==> flow/design.v <==
module lcd_ctrl(clk, reset, datain, cmd, cmd_valid, dataout, output_valid, busy);
input           clk;
input           reset;
input   [7:0]   datain;
input   [2:0]   cmd;
input           cmd_valid;
output reg [7:0]   dataout;
output reg         output_valid;
output reg         busy;
reg cur_state,next_state;  
reg [5:0] img_counter;     
reg [2:0] row,col;         
reg [2:0] row_t,col_t;         
reg [5:0] out_pos;          
reg [2:0] cmd_reg;         
reg [7:0] data_buff[35:0];  
localparam REFLASH     = 3'd0;
localparam LOAD_DATA   = 3'd1;
localparam SHIFT_RIGHT = 3'd2;
localparam SHIFT_LEFT  = 3'd3;
localparam SHIFT_UP    = 3'd4;
localparam SHIFT_DOWN  = 3'd5;
localparam WAIT_CMD = 1'b0;
localparam PROCESS  = 1'b1;
always @ ( posedge clk or posedge reset ) begin    
    if (reset)  
        cur_state <= WAIT_CMD;
    else
        cur_state <= next_state;
end 
always @ ( * ) begin     
    case ( cur_state )
        WAIT_CMD : begin
            if ( cmd_valid )
                next_state = PROCESS;
            else
                next_state = WAIT_CMD;
        end
        PROCESS : begin
            if ( ( cmd_reg == REFLASH ) && img_counter[5:3] == 3'd2 && img_counter[2:0] == 3'd2 )
                next_state = WAIT_CMD;
            else
                next_state = PROCESS;
        end
    endcase
end
always @ (*) begin   
    row_t = row + img_counter[5:3];
    col_t = col + img_counter[2:0];
    out_pos = row_t * 6'd6 + col_t;
end
always @ ( posedge clk or posedge reset ) begin   
    if (reset) begin
        row <= 3'd2;
        col <= 3'd2;
        dataout <= 8'd0;
        output_valid <= 1'd0;
        busy <= 1'd0;
        cmd_reg <= REFLASH;
        img_counter <= 6'd0;
    end
    else begin
        if ( cur_state == WAIT_CMD ) begin
            if ( cmd_valid ) begin
                cmd_reg <= cmd;
                busy <= 1'd1;
            end
            img_counter <= 6'd0;
            output_valid <= 1'd0;
        end
        else begin
            case ( cmd_reg )
                REFLASH : begin
                    dataout <= data_buff[out_pos];
                    if ( img_counter[2:0] == 3'd2 ) begin
                        img_counter[5:3] <= img_counter[5:3] + 1'd1;
                        img_counter[2:0] <= 3'd0;
                    end
                    else begin
                        img_counter <= img_counter + 6'd1;
                    end
                    if ( img_counter[5:3] == 3'd2 && img_counter[2:0] == 3'd2 ) begin
                        busy <= 1'd0;
                    end
                    output_valid <= 1'd1;
                end
                LOAD_DATA : begin
                    if (img_counter == 6'd35) begin
                        img_counter <= 6'd0;
                        cmd_reg <= REFLASH;
                    end
                    else
                        img_counter <= img_counter + 6'd1;
                    data_buff[img_counter] <= datain;
                    row <= 3'd2;
                    col <= 3'd2;
                end
                SHIFT_RIGHT : begin
                    if ( col != 3'd3 )
                        col <= col + 3'd1;
                    cmd_reg <= REFLASH;
                end
                SHIFT_LEFT : begin
                    if ( col != 3'd0 )
                        col <= col - 3'd1;
                    cmd_reg <= REFLASH;
                end
                SHIFT_UP : begin
                    if ( row != 3'd0 )
                        row <= row - 3'd1;
                    cmd_reg <= REFLASH;
                end
                default : begin  
                    if ( row != 3'd3 )
                        row <= row + 3'd1;
                    cmd_reg <= REFLASH;
                end
            endcase
        end
    end
end
endmodule
Lab notebook: lcd_ctrl

Reports on lcd_ctrl. Each step is given for the RTL above and for the edited RTL. Lines under "before" count in the file above, lines under "after" in the edited file. "difference" is "after" less "before", of the values as shown. Library cell names are shortened. Not given: --

Design top: lcd_ctrl. Clock input: clk. Library: sky130hd. Library corner: tt_025C_1v80.

Edit of the RTL. The edit as a unified diff against the file above. This change comes from a script, not from a designer. The edited design behaves differently; no optimisation was intended.

```diff
@@ -112,5 +112,4 @@
                 end
                 default : begin  
-                    if ( row != 3'd3 )
                         row <= row + 3'd1;
                     cmd_reg <= REFLASH;
```

Word level. Counts by Yosys on the flattened word-level netlist (proc, flatten, opt, wreduce). Print and check cells are left out. Cells with the same type and inputs are merged into one.

Bit counts: word-level cells (before 224, after 221, difference -3); output and inout bits (before 10, after 10, difference 0); register bits after elaboration (before 314, after 314, difference 0); bits of input ports (before 14, after 14, difference 0).

Operators by class: equality and inequality tests (before 86, after 85, difference -1); multiply operators (before 1, after 1, difference 0); add/subtract/negate cells (before 9, after 9, difference 0); reductions and logical operators (before 53, after 52, difference -1); bitwise logic cells (before 3, after 3, difference 0); muxes and demuxes (before 28, after 27, difference -1).

Operator list: 4-bit AND reduction (before 38, after 37, difference -1); 3-bit two-way mux (before 13, after 12, difference -1); 3-bit nonzero test (before 4, after 3, difference -1); 3-bit by 2-bit != test with 1-bit output (second input constant) (before 2, after 1, difference -1); 3-bit AND reduction (before 2, after 3, difference +1); 6-bit by 5-bit equality test with 1-bit output (second input constant) (before 32, after 32, difference 0); 6-bit by 4-bit equality test with 1-bit output (second input constant) (before 16, after 16, difference 0); 6-bit by 3-bit equality test with 1-bit output (second input constant) (before 8, after 8, difference 0); 6-bit equality test (second input constant) (before 8, after 8, difference 0); 1-bit two-way mux (before 8, after 8, difference 0); 3-bit by 2-bit equality test with 1-bit output (second input constant) (before 4, after 4, difference 0); 6-bit by 2-bit equality test with 1-bit output (second input constant) (before 4, after 4, difference 0); 2-bit != test (second input constant) (before 4, after 4, difference 0); 3-bit by 1-bit adder with 3-bit output (second input constant) (before 3, after 3, difference 0); 1-bit logical AND (before 3, after 3, difference 0); 1-bit inverter (before 3, after 3, difference 0); 3-bit parallel mux with 2-bit select (before 3, after 3, difference 0); 3-bit adder (before 2, after 2, difference 0); 6-bit by 1-bit equality test with 1-bit output (second input constant) (before 2, after 2, difference 0); 6-bit logical NOT (before 2, after 2, difference 0); 2-bit by 1-bit != test with 1-bit output (second input constant) (before 2, after 2, difference 0); 3-bit parallel mux with 3-bit select (before 2, after 2, difference 0); 3-bit by 1-bit subtractor with 3-bit output (second input constant) (before 2, after 2, difference 0); 6-bit by 1-bit adder with 6-bit output (second input constant) (before 1, after 1, difference 0); 6-bit by 3-bit adder with 6-bit output (before 1, after 1, difference 0); 3-bit by 1-bit equality test with 1-bit output (second input constant) (before 1, after 1, difference 0); 3-bit equality test (second input constant) (before 1, after 1, difference 0); 3-bit logical NOT (before 1, after 1, difference 0).

The list need not be complete.

Logic depth. Yosys ltp: most cells in a row. Word level: on the elaborated netlist, between registers, memories and ports. Mapped: between sequential cells and ports; inverters and the memories' decode and read muxes count.

Depth: depth after elaboration (before 5, after 5, difference 0); ABC_AREA (before 0, after 0); mapped depth (before 16, after 17, difference +1).

Synthesis result. Source: synth_stat.txt of the flow (Yosys; design flattened, memories mapped). It holds for the ABC_AREA given above (unset counts as 0); a run with the other value may have another netlist.

Synthesis totals: sequential area (µm²) (before 9301.4, after 9301.4, difference 0.0); flip-flops (before 314, after 314, difference 0); cell area after synthesis (µm²) (before 13634.3, after 13166.4, difference -467.9); cell count (before 923, after 911, difference -12).

Cell types: mux4_2 (before 25, after 2, difference -23); o21ai_1 (before 19, after 0, difference -19); a221oi_1 (before 3, after 19, difference +16); o22ai_1 (before 3, after 18, difference +15); nand2_1 (before 84, after 71, difference -13); nand4_1 (before 17, after 4, difference -13); buf_2 (before 0, after 12, difference +12); a211oi_1 (before 5, after 16, difference +11); nand3_1 (before 37, after 28, difference -9); o21ai_0 (before 27, after 36, difference +9); mux2_2 (before 20, after 11, difference -9); and2_1 (before 13, after 22, difference +9); clkbuf_1 (before 35, after 27, difference -8); a31oi_1 (before 10, after 18, difference +8); a222oi_1 (before 0, after 7, difference +7); a21oi_1 (before 23, after 29, difference +6); and3_1 (before 18, after 12, difference -6); mux2i_1 (before 18, after 24, difference +6).

The list need not be complete.

Timing after synthesis. Source: OpenSTA report_checks on the synthesized netlist (no wires, ideal clock, input and output delay 20% of the period each), path of least setup slack; recovery checks are left aside. Register names are those of the netlist, which keeps one name where synthesis merged equal registers.

Timing path after synthesis: path type (before flip-flop to flip-flop, after flip-flop to flip-flop); from (before register row[1], after register row[1]); to (before register dataout[1], after register dataout[6]); required time (ps) (before 4374, after 4418, difference +44); driving pins on the path (before 14, after 15, difference +1); launch time at the first pin (ps) (before 0, after 0, difference 0); path delay (ps) (before 4123, after 4144, difference +21); period (ps) (before 4500, after 4500, difference 0); arrival time (ps) (before 3997, after 4062, difference +65); slack (ps) (before 377, after 356, difference -21); synthesis period reached (ps) (before 4123, after 4144, difference +21).

"path delay" = arrival - input delay + setup time. "driving pins on the path": output pins that drive a net of the path, with the launching flip-flop's if there is one; two outputs of one cell count as two. "synthesis period reached" is the clock period less the worst setup slack; recovery checks do not enter. This is arithmetic on one report: input and output delays are still those of the set period (20% each). The rows between start and end are the longest chain of elaborated cells between them; the timing report does not say that the signal goes this way. Where chains are equally long, one stands for them. Each line given opens the expression or statement behind the cell; cells for indexed reads and writes are added by Yosys, which also makes memories of some case tables. At most two assigning lines are given for a register; there are more.

On the way, after synthesis, before:
Cell sequence: dfstp_2 -> inv_1 -> fa_1 -> inv_1 -> ha_1 -> inv_1 -> fa_1 -> xor2_1 -> clkbuf_1 -> mux4_2 -> a32oi_1 -> nand4_4 -> nor4b_4 -> o21ai_1. Length of the longest elaborated chain: 5. The entry for elaborated cells on any way between the ends reads 40. The entry for RTL lines with such cells reads 3. Classes of those cells: 2 x add/sub; 1 x mul; 35 x eq/ne; 1 x mux; 1 x reduce/logical.

Ends and longest elaborated chain, after synthesis, before: from (decl) (line 12) `reg [2:0] row,col;`; from (assign) (line 110) `row <= row - 3'd1;`; from (assign) (line 115) `row <= row + 3'd1;`; 3-bit adder (line 48) `row_t = row + img_counter[5:3];`; 3-bit by 2-bit multiplier with 5-bit output (line 50) `out_pos = row_t * 6'd6 + col_t;`; 6-bit by 3-bit adder with 6-bit output (line 50); 6-bit equality test (line 74) `dataout <= data_buff[out_pos];`; 8-bit parallel mux with 36-bit select (line 74); to (assign) (line 56) `dataout <= 8'd0;`; to (assign) (line 74); to (decl) (line 7) `output reg [7:0]   dataout;`.

On the way, after synthesis, after:
Cell sequence: dfstp_2 -> inv_1 -> fa_1 -> inv_1 -> ha_1 -> fa_1 -> buf_2 -> clkinv_1 -> nor4_1 -> a22o_1 -> a211oi_1 -> a31oi_1 -> a211oi_1 -> and4_1 -> a31oi_1. Length of the longest elaborated chain: 5. The entry for elaborated cells on any way between the ends reads 40. The entry for RTL lines with such cells reads 3. Classes of those cells: 2 x add/sub; 1 x mul; 35 x eq/ne; 1 x mux; 1 x reduce/logical.

Ends and longest elaborated chain, after synthesis, after: from (decl) (line 12) `reg [2:0] row,col;`; from (assign) (line 110) `row <= row - 3'd1;`; from (assign) (line 114) `row <= row + 3'd1;`; 3-bit adder (line 48) `row_t = row + img_counter[5:3];`; 3-bit by 2-bit multiplier with 5-bit output (line 50) `out_pos = row_t * 6'd6 + col_t;`; 6-bit by 3-bit adder with 6-bit output (line 50); 6-bit equality test (line 74) `dataout <= data_buff[out_pos];`; 8-bit parallel mux with 36-bit select (line 74); to (assign) (line 56) `dataout <= 8'd0;`; to (assign) (line 74); to (decl) (line 7) `output reg [7:0]   dataout;`.

Timing after layout. Path of least setup slack in the final report of the runs of set A (OpenROAD, finished layout, wires in). Where an end is a register, its clock arrival counts in the times. The report prints the path's times to 10 ps; the period is as set.

Timing path after layout: path type (before flip-flop to flip-flop, after flip-flop to flip-flop); from (before register img_counter[0], after register row[1]); to (before register dataout[7], after register dataout[0]); driving pins on the path (before 15, after 16, difference +1); arrival time (ps) (before 4750, after 4830, difference +80); slack (ps) (before 150, after 130, difference -20); launch time at the first pin (ps) (before 510, after 590, difference +80); required time (ps) (before 4900, after 4960, difference +60); period (ps) (before 4500, after 4500, difference 0).

The rows between start and end are the longest chain of elaborated cells between them; the timing report does not say that the signal goes this way. Where chains are equally long, one stands for them. At most two assigning lines are given for a register; there are more.

On the way, after layout, before:
Cell sequence: dfrtp_1 -> ha_4 -> inv_1 -> fa_1 -> xor2_1 -> xnor2_1 -> fa_2 -> buf_4 -> nor3b_1 -> a21boi_2 -> a31o_1 -> or4_4 -> nor4b_1 -> buf_4 -> o21ai_1. Length of the longest elaborated chain: 4. The entry for elaborated cells on any way between the ends reads 39. The entry for RTL lines with such cells reads 3. Classes of those cells: 2 x add/sub; 35 x eq/ne; 1 x mux; 1 x reduce/logical.

Ends and longest elaborated chain, after layout, before: from (decl) (line 11) `reg [5:0] img_counter;`; from (assign) (line 80) `img_counter <= img_counter + 6'd1;`; from (assign) (line 93) `img_counter <= img_counter + 6'd1;`; 3-bit adder (line 49) `col_t = col + img_counter[2:0];`; 6-bit by 3-bit adder with 6-bit output (line 50) `out_pos = row_t * 6'd6 + col_t;`; 6-bit equality test (line 74) `dataout <= data_buff[out_pos];`; 8-bit parallel mux with 36-bit select (line 74); to (assign) (line 56) `dataout <= 8'd0;`; to (assign) (line 74); to (decl) (line 7) `output reg [7:0]   dataout;`.

On the way, after layout, after:
Cell sequence: dfstp_2 -> inv_1 -> fa_1 -> inv_1 -> ha_1 -> inv_1 -> fa_2 -> buf_4 -> xnor2_4 -> buf_6 -> nor3_2 -> buf_4 -> a221oi_4 -> a311oi_1 -> a2111oi_2 -> a21oi_1. Length of the longest elaborated chain: 5. The entry for elaborated cells on any way between the ends reads 40. The entry for RTL lines with such cells reads 3. Classes of those cells: 2 x add/sub; 1 x mul; 35 x eq/ne; 1 x mux; 1 x reduce/logical.

Ends and longest elaborated chain, after layout, after: from (decl) (line 12) `reg [2:0] row,col;`; from (assign) (line 110) `row <= row - 3'd1;`; from (assign) (line 114) `row <= row + 3'd1;`; 3-bit adder (line 48) `row_t = row + img_counter[5:3];`; 3-bit by 2-bit multiplier with 5-bit output (line 50) `out_pos = row_t * 6'd6 + col_t;`; 6-bit by 3-bit adder with 6-bit output (line 50); 6-bit equality test (line 74) `dataout <= data_buff[out_pos];`; 8-bit parallel mux with 36-bit select (line 74); to (assign) (line 56) `dataout <= 8'd0;`; to (assign) (line 74); to (decl) (line 7) `output reg [7:0]   dataout;`.

Measured runs. Runs of the flow (Yosys, OpenROAD) on both versions; the two runs of a pair have the same settings. The constraints put input and output delay at 20% of the set period each and load the outputs with 0.01 pF.

Flow settings, set A:
period_ns: 4.5. CAP_MARGIN: 20. The entry for CORE_MARGIN reads 2. CORE_UTILIZATION: 40. For SLEW_MARGIN the number is 20.

Results, set A: utilization in the final report (%) (before 47.8, after 48.1, difference +0.3); period achieved (ps) (before 4353, after 4366, difference +13); standard-cell area after layout (µm²) (before 16022.9, after 15618.7, difference -404.2); worst setup slack after layout (ps) (before 147, after 134, difference -13); area of the synthesized netlist (µm²) (before 13634.3, after 13166.4, difference -467.9); die footprint (µm²) (before 35579.4, after 34382.4, difference -1197.0); post-route worst hold slack (ps) (before 498, after 489, difference -9); total negative slack (ps) (before 0, after 0, difference 0).

Flow settings, set B:
CAP_MARGIN: 5. The figure for CELL_PAD_IN_SITES_DETAIL_PLACEMENT is 2. CORE_UTILIZATION: 21. The figure for CTS_CLUSTER_SIZE is 68. GPL_ROUTABILITY_DRIVEN: 0. MAX_ROUTING_LAYER: met4. Under PLACE_DENSITY stands 0.63. For SETUP_SLACK_MARGIN the number is -0.34. For SLEW_MARGIN the number is 20. period_ns: 5.45. The entry for CORE_MARGIN reads 2.

Results, set B: utilization in the final report (%) (before 25.1, after 25.5, difference +0.4); period achieved (ps) (before 5409, after 5457, difference +48); standard-cell area after layout (µm²) (before 16170.5, after 15753.9, difference -416.6); worst setup slack after layout (ps) (before 41, after -7, difference -48); area of the synthesized netlist (µm²) (before 13634.3, after 13166.4, difference -467.9); die footprint (µm²) (before 66980.0, after 64716.8, difference -2263.2); post-route worst hold slack (ps) (before 491, after 531, difference +40); total negative slack (ps) (before 0, after -7, difference -7).

"period achieved": clock period set for the run, less the worst setup slack. It is reckoned from that one timing run; input and output delays stay at 20% of the period that was set.
